==> flow/design.v <==
module badicecream(input         Clk,                 
                             Reset,               
                             frame_clk,           
                input [10:0]   DrawX, DrawY ,    
				input [15:0]   keycode,				  
               	output logic is_BI	,			 
				output logic [10:0] BI_X, BI_Y,
				input logic up_wall, down_wall , left_wall, right_wall,
				output logic [10:0] BI_X_Pos, BI_Y_Pos,
				output logic [5:0] BI_BlkX_Pos, BI_BlkY_Pos
              );
	enum logic[2:0] { 
					 right=3'b000, 
					 left=3'b001,
					 up=3'b010,
					 down=3'b011,
					 Halted=3'b100} Dir, Dir_in, Dir_delayed, Dir_delayed_in;
    parameter [10:0] BI_X_Corner = 11'd64;   
    parameter [10:0] BI_Y_Corner = 11'd95;   
    parameter [5:0] BI_Blk_X_Corner = 6'd1;   
    parameter [5:0] BI_Blk_Y_Corner = 6'd1;   
    parameter [10:0] BI_X_Step = 10'd1;       
    parameter [10:0] BI_Y_Step = 10'd1;       
    parameter  BI_sizeX = 6'd32;         
	parameter  BI_sizeY = 6'd48;
	logic [5:0] frame_counter, per_frame_counter;   
	logic [5:0] frame_counter_in, per_frame_counter_in;
	logic [5:0] pace_counter, pace_counter_in;
    logic [10:0] BI_X_Motion, BI_Y_Motion;
    logic [10:0] BI_X_Pos_in, BI_X_Motion_in, BI_Y_Pos_in, BI_Y_Motion_in;
	logic [5:0] BI_BlkX_Pos_in, BI_BlkY_Pos_in;
	logic [2:0] health;
	assign health = 3'd1;    
    logic frame_clk_delayed, frame_clk_rising_edge;
   always_ff @ (posedge Clk) 
	begin
        frame_clk_delayed <= frame_clk;
        frame_clk_rising_edge <= (frame_clk == 1'b1) && (frame_clk_delayed == 1'b0);
		if (Reset)
		begin
			frame_counter <= 6'b0;
			per_frame_counter <= 6'b0;
		end
		else
		begin
			frame_counter <= frame_counter_in;
			per_frame_counter <=  per_frame_counter_in;
		end
    end
	always_comb
	begin
		frame_counter_in = frame_counter;
		per_frame_counter_in = per_frame_counter;
		if (frame_clk_rising_edge)    
		begin
		per_frame_counter_in = per_frame_counter+6'b1;
		if((per_frame_counter) == 6'b000111)  
			begin
				per_frame_counter_in=6'b0;
				frame_counter_in = frame_counter+6'b1;
				if((frame_counter ) == 6'b100)  
				begin
					frame_counter_in=6'b0;
				end
			end
		end
	end
    always_ff @ (posedge Clk)
    begin
        if (Reset)
        begin
            BI_X_Pos <= BI_X_Corner;
            BI_Y_Pos <= BI_Y_Corner;
			BI_BlkX_Pos <= BI_Blk_X_Corner;
			BI_BlkY_Pos <= BI_Blk_Y_Corner;
            BI_X_Motion <= 10'd0;
            BI_Y_Motion <= 10'd0;
			pace_counter <= 6'd0;
				Dir <= Halted;
				Dir_delayed <= down;
        end
        else
        begin
			pace_counter <= pace_counter_in;
            BI_X_Pos <= BI_X_Pos_in;
            BI_Y_Pos <= BI_Y_Pos_in;
            BI_X_Motion <= BI_X_Motion_in;
            BI_Y_Motion <= BI_Y_Motion_in;
			BI_BlkX_Pos <= BI_BlkX_Pos_in;
			BI_BlkY_Pos <= BI_BlkY_Pos_in;
			Dir <= Dir_in;
			Dir_delayed <= Dir_delayed_in;
        end
    end
    always_comb
    begin
		pace_counter_in = pace_counter;
        BI_X_Pos_in = BI_X_Pos;
        BI_Y_Pos_in = BI_Y_Pos;
		BI_X_Motion_in = BI_X_Motion;
		BI_Y_Motion_in = BI_Y_Motion;
        BI_BlkX_Pos_in = BI_BlkX_Pos;    
        BI_BlkY_Pos_in = BI_BlkY_Pos;
		Dir_in = Dir;
		Dir_delayed_in = Dir_delayed;
		if(health != 0)
		begin
			if (frame_clk_rising_edge)
			begin
            	BI_X_Pos_in = BI_X_Pos + BI_X_Motion_in;
            	BI_Y_Pos_in = BI_Y_Pos + BI_Y_Motion_in;
				if (Dir == Halted)  
				begin
					if ((keycode[7:0] == 8'd26) || ((keycode[15:8] == 8'd26 )))  
					begin
						Dir_delayed_in = up;
						if(up_wall)
						begin
							BI_Y_Motion_in = 0;
							BI_X_Motion_in = 0;
							Dir_in = Halted;
						end
						else
						begin
							BI_Y_Motion_in = -BI_Y_Step;
							BI_X_Motion_in = 0;
							Dir_in = up;	
						end
					end
					else if (((keycode[7:0] == 8'd4) || keycode[15:8] == 8'd4 ))  
						begin
							Dir_delayed_in = left;
							if (left_wall)			
							begin
								BI_X_Motion_in = 0;
								BI_Y_Motion_in = 0;
								Dir_in = Halted;
							end
							else
							begin
								BI_Y_Motion_in = 0;
								BI_X_Motion_in = -BI_X_Step;
								Dir_in = left;
							end
						end
					else if((keycode[7:0] == 8'd22) || ((keycode[15:8] == 8'd22 )))  
						begin
							Dir_delayed_in = down;
							if (down_wall) 
							begin
								BI_Y_Motion_in = 0;
								BI_X_Motion_in = 0;
							Dir_in = Halted;
							end
							else
							begin
								BI_Y_Motion_in = BI_Y_Step;
								BI_X_Motion_in = 0;
								Dir_in = down;
							end
						end
					else if (((keycode[7:0]) == 8'd7) || ((keycode[15:8]) == 8'd7))  
						begin
							Dir_delayed_in = right;
							if(right_wall) 
							begin
								BI_X_Motion_in = 0;
								BI_Y_Motion_in = 0;
								Dir_in = Halted;
							end
							else
							begin
								BI_Y_Motion_in = 0;
								BI_X_Motion_in = BI_X_Step;
								Dir_in = right;	
							end
						end
					else
						begin              
						end
				end
				else  
				begin
					pace_counter_in = pace_counter + 6'd1;
					if(pace_counter == 6'd31)
					begin
						pace_counter_in = 6'd0;
						case(Dir)
							left:
							begin
								BI_BlkX_Pos_in = BI_BlkX_Pos -1;
							end
							right:
							begin
								BI_BlkX_Pos_in = BI_BlkX_Pos +1;
							end
							up:
							begin
								BI_BlkY_Pos_in = BI_BlkY_Pos -1;
							end
							down:
							begin
								BI_BlkY_Pos_in = BI_BlkY_Pos +1;
							end
							default:
							begin
								BI_BlkY_Pos_in = 0;  
							end
						endcase
						Dir_in = Halted;
						BI_Y_Motion_in = 0;
						BI_X_Motion_in = 0;						
					end
				end
			end
        end
    end
    int DistX, DistY, Size;
    assign DistX = DrawX - BI_X_Pos;
    assign DistY = DrawY - BI_Y_Pos;
    always_comb begin
		   if (DistX < BI_sizeX && DistX >= 0 && DistY<=0 && -DistY < BI_sizeY)
		  begin
        is_BI = 1'b1;
				BI_X = DrawX - BI_X_Pos+({5'b0, frame_counter}*32);
				BI_Y = DrawY - BI_Y_Pos+BI_sizeY-1+ Dir_delayed_in*48;
		  end
        else
		  begin
        is_BI = 1'b0;
				BI_X = 0;
				BI_Y = 0;
        end
    end
endmodule
# Tool chain data of badicecream
# Tool output for the design above, in the order of the flow.
# Lines are those of the file above, counted from 1.
# Operators carry their Yosys type and port widths (W data, S select, Z words).
# Cell names lack the library's common part.
# A cell with -- has no value.
# inputs
top	badicecream
clock_port	Clk
lib	sky130hd
pvt_corner	tt_025C_1v80

# Word-level counts
# Yosys after proc, flatten, opt, wreduce and memory -nomap, before mapping. Memory bits, and registers merged into a memory's read port (data or address), are not among the register bits. Print and check cells are not counted.
# bits
output_inout_bits	57
word_cells	109
ff_bits	82
# op_classes
mux	39
equal	16
n_cmp	4
bitwise	3
add_sub_neg	16
reduce_logical	17
multipliers	1
# ops
operator	count
$mux W11	15
$lt A32 B6 Y1 const B	2
$mux W3	16
$add A11 B11 Y11	3
$neg A32 Y32	1
$eq A8 B3 Y1 const B	4
$eq A8 B5 Y1 const B	4
$add A6 B1 Y6 const B	5
$sub A11 B11 Y12	2
$pmux W6 S3	1
$mux W6	3
$ge A12 B1 Y1 const B	1
$le A12 B1 Y1 const B	1
$sub A6 B1 Y6 const B	2
$eq A6 B3 Y1 const B	2
$pmux W6 S2	1
$sub A11 B1 Y11 const B	1
$add A11 B6 Y11 const B	1
$add A11 B9 Y11	1
$mul A3 B2 Y5 const B	1
$reduce_and A4 Y1	2
$eq A3 B2 Y1 const B	2
$eq A6 B5 Y1 const B	1
$ne A5 B1 Y1 const B	1
$logic_and A1 B1 Y1	4
$logic_or A1 B1 Y1	4
$reduce_and A2 Y1	2
$reduce_bool A2 Y1	2
# Not listed: further kinds 7, cells in them 11.

# Longest topological paths
# Yosys ltp: most cells in a row. Word level: on the elaborated netlist, between registers, memories and ports. Mapped: between sequential cells and ports; inverters and the memories' decode and read muxes count.
# depth
ltp_word	11
abc_area	0
depth_mapped	21
depth_no_buf	20

# Mapped cells and area
# The flow's flattened synthesis, as Yosys stat reports it; memories are mapped. The netlist is that of the ABC_AREA named above (0 if unset); the other value can give another one.
# Totals and module areas in this step are rounded.
# mapped
seqArea_mm2	0.00136
synth_area_mm2	0.006
flip_flops	68
mapped_cells	730
buf_cells	15
# by_type
cell_type	count	type_area_um2
dfxtp_1	68	1.36E+03
ha_1	81	1.01E+03
xnor2_1	42	367.853
nor2_1	87	326.563
inv_1	60	225.216
xor2_1	23	201.443
a21oi_1	40	200.192
mux2i_1	20	200.192
nand2_1	43	161.405
fa_1	8	160.154
a21o_1	18	135.13
nor3_1	26	130.125
nor2_2	19	118.864
o21ai_0	20	100.096
nand2b_1	15	93.84
nor2b_1	15	93.84
o21a_1	10	75.072
or3_1	12	75.072
# Not listed: further types 46, cells in them 123.

# Timing after synthesis
# Source: OpenSTA report_checks on the synthesized netlist (no wires, ideal clock, input and output delay 20% of the period each), path of least setup slack; recovery checks are left aside. Register names are those of the netlist, which keeps one name where synthesis merged equal registers.
# synth_timing
path_type	input to output
start	input DrawY[1]
end	output BI_Y[3]
launch_ns	1.600
clock_period_ns	8.0
t_arrival_ns	5.692
output_delay_ns	1.600
path_delay_ns	4.092
in_delay_ns	1.600
driving_pins	15
setup_slack_ns	0.708
synth_period_reached_ns	7.292
# "path_delay_ns" = arrival - input delay + setup time.
# A path that ends at an output port has no setup time.
# "driving_pins" counts driving pins, that of a launching flip-flop among them; a cell with two outputs on the path counts twice.
# "synth_period_reached_ns" is the clock period less the worst setup slack; recovery checks do not enter. This is arithmetic on one report: input and output delays are still those of the set period (20% each).
# The rows between start and end are the longest chain of elaborated cells between them; the timing report does not say that the signal goes this way. Where chains are equally long, one stands for them.
# Each line given opens the expression or statement behind the cell; cells for indexed reads and writes are added by Yosys, which also makes memories of some case tables.
# synth_between
path_cell_list	ha_1 > nor2b_1 > o2111a_2 > nor3_4 > o21ai_0 > xor2_1 > or4_1 > or4_1 > ha_1 > or4b_2 > nor4_1 > nand4b_1 > a221oi_2 > o2111ai_4 > nor3_1
elab_chain_cells	5
# synth_lines
item	line	rtl
start, declared	4	input [10:0]   DrawX, DrawY ,
$sub A11 B11 Y12	226	BI_Y = DrawY - BI_Y_Pos+BI_sizeY-1+ Dir_delayed_in*48;
$add A11 B6 Y11	226
$sub A11 B1 Y11	226
$add A11 B9 Y11	226
$mux W11	222	if (DistX < BI_sizeX && DistX >= 0 && DistY<=0 && -DistY < BI_sizeY)
end, declared	7	output logic [10:0] BI_X, BI_Y,

# Path in the finished layout
# Path of least setup slack in the final report of job 1 (OpenROAD, finished layout, wires in). Where an end is a register, its clock arrival counts in the times.
# layout_timing
path_type	input to output
start	input DrawY[0]
end	output BI_X[4]
clock_period_ns	4.34
in_delay_ns	0.87
setup_slack_ns	-1.96
driving_pins	20
t_arrival_ns	5.43
output_delay_ns	0.87
launch_ns	0.87
# The rows between start and end are the longest chain of elaborated cells between them; the timing report does not say that the signal goes this way. Where chains are equally long, one stands for them.
# layout_between
path_cell_list	buf_8 > inv_12 > ha_4 > fa_2 > nand2b_4 > a21oi_4 > o22a_1 > xor2_2 > or4_4 > or4_4 > ha_4 > or4b_4 > nor4_4 > nand4b_1 > a221oi_2 > o2111ai_4 > buf_12 > buf_6 > a211oi_4 > buf_2
elab_chain_cells	5
# layout_lines
item	line	rtl
start, declared	4	input [10:0]   DrawX, DrawY ,
$sub A11 B11 Y12	220	assign DistY = DrawY - BI_Y_Pos;
$neg A32 Y32	222	if (DistX < BI_sizeX && DistX >= 0 && DistY<=0 && -DistY < BI_sizeY)
$lt A32 B6 Y1	222
$logic_and A1 B1 Y1	222
$mux W11	222
end, declared	7	output logic [10:0] BI_X, BI_Y,

Lab notebook: badicecream

Top module badicecream; platform sky130hd; tools Yosys and OpenROAD; 2 stored runs in no particular order. Input and output delays are each 20% of the period that was set; the output load is 0.01 pF.
"achieved_period_ns" = clock period - worst setup slack. The figure is calculated, with input and output delays left at 20% of the set period.
"worst_setup_path_time_ns" is the time allowed to the run's worst setup path (the clock period less input and output delay, where it has them) less its slack. Clock arrival times count: a late capture clock shortens it, a late launch clock lengthens it.
The measured numbers are rounded.

Job 1, flow files:
==> flow/run.sh <==
#!/bin/bash
# the make line also repeats the synthesis and layout settings of config.mk as NAME=value (left out here)
make -C /OpenROAD-flow-scripts/flow DESIGN_CONFIG=/design/flow/config.mk WORK_HOME=/design/flow/orfs CLKGATE_MAP_FILE= finish
==> flow/config.mk <==
export PLATFORM = sky130hd
export DESIGN_NAME = badicecream
export DESIGN_NICKNAME = badicecream
export VERILOG_FILES = /design/flow/design.v
export SDC_FILE = /design/flow/constraint.sdc
export NUM_CORES = 4
export LEC_CHECK = 0
export CAP_MARGIN = 20
export CELL_PAD_IN_SITES_GLOBAL_PLACEMENT = 1
export CORE_ASPECT_RATIO = 0.53
export CORE_MARGIN = 2
export CORE_UTILIZATION = 38
export CTS_CLUSTER_DIAMETER = 396
export GPL_ROUTABILITY_DRIVEN = 0
export GPL_TIMING_DRIVEN = 0
export HOLD_SLACK_MARGIN = 0.04
export MAX_ROUTING_LAYER = met4
export PLACE_DENSITY = 0.85
export SLEW_MARGIN = 20
export TNS_END_PERCENT = 15
==> flow/constraint.sdc <==
create_clock -name core_clock -period 4.34 [get_ports {Clk}]
set_input_delay 0.8680 -clock core_clock [delete_from_list [all_inputs] [get_ports {Clk}]]
set_output_delay 0.8680 -clock core_clock [all_outputs]
set_load 0.01 [all_outputs]

==> results of job 1, as CSV <==
result,value
finalUtil_pct,53.4
synthesis_area_mm2,0.006
worst_setup_path_time_ns,4.56
worst_path_kind,"input to output"
achieved_period_ns,6.296
design_die_area_mm2,0.0169
timing.setup.ws_ns,-1.96
finish.stdcell_area_mm2,0.00825
hold_worst_slack_ns,0.391

Job 2, flow files:
==> flow/run.sh <==
#!/bin/bash
# the make line also repeats the synthesis and layout settings of config.mk as NAME=value (left out here)
make -C /OpenROAD-flow-scripts/flow DESIGN_CONFIG=/design/flow/config.mk WORK_HOME=/design/flow/orfs CLKGATE_MAP_FILE= finish
==> flow/config.mk <==
export PLATFORM = sky130hd
export DESIGN_NAME = badicecream
export DESIGN_NICKNAME = badicecream
export VERILOG_FILES = /design/flow/design.v
export SDC_FILE = /design/flow/constraint.sdc
export NUM_CORES = 4
export LEC_CHECK = 0
export ABC_AREA = 1
export CAP_MARGIN = 30
export CELL_PAD_IN_SITES_DETAIL_PLACEMENT = 1
export CORE_MARGIN = 8
export CORE_UTILIZATION = 54
export CTS_CLUSTER_SIZE = 24
export GPL_ROUTABILITY_DRIVEN = 0
export GPL_TIMING_DRIVEN = 0
export HOLD_SLACK_MARGIN = -0.05
export MAX_ROUTING_LAYER = met5
export PLACE_DENSITY_LB_ADDON = 0.18
export SETUP_SLACK_MARGIN = 0.37
export SLEW_MARGIN = 0
export TNS_END_PERCENT = 30
==> flow/constraint.sdc <==
create_clock -name core_clock -period 13.6 [get_ports {Clk}]
set_input_delay 2.7200 -clock core_clock [delete_from_list [all_inputs] [get_ports {Clk}]]
set_output_delay 2.7200 -clock core_clock [all_outputs]
set_load 0.01 [all_outputs]

Job 2: incomplete, clock tree synthesis halted on DPL-0033
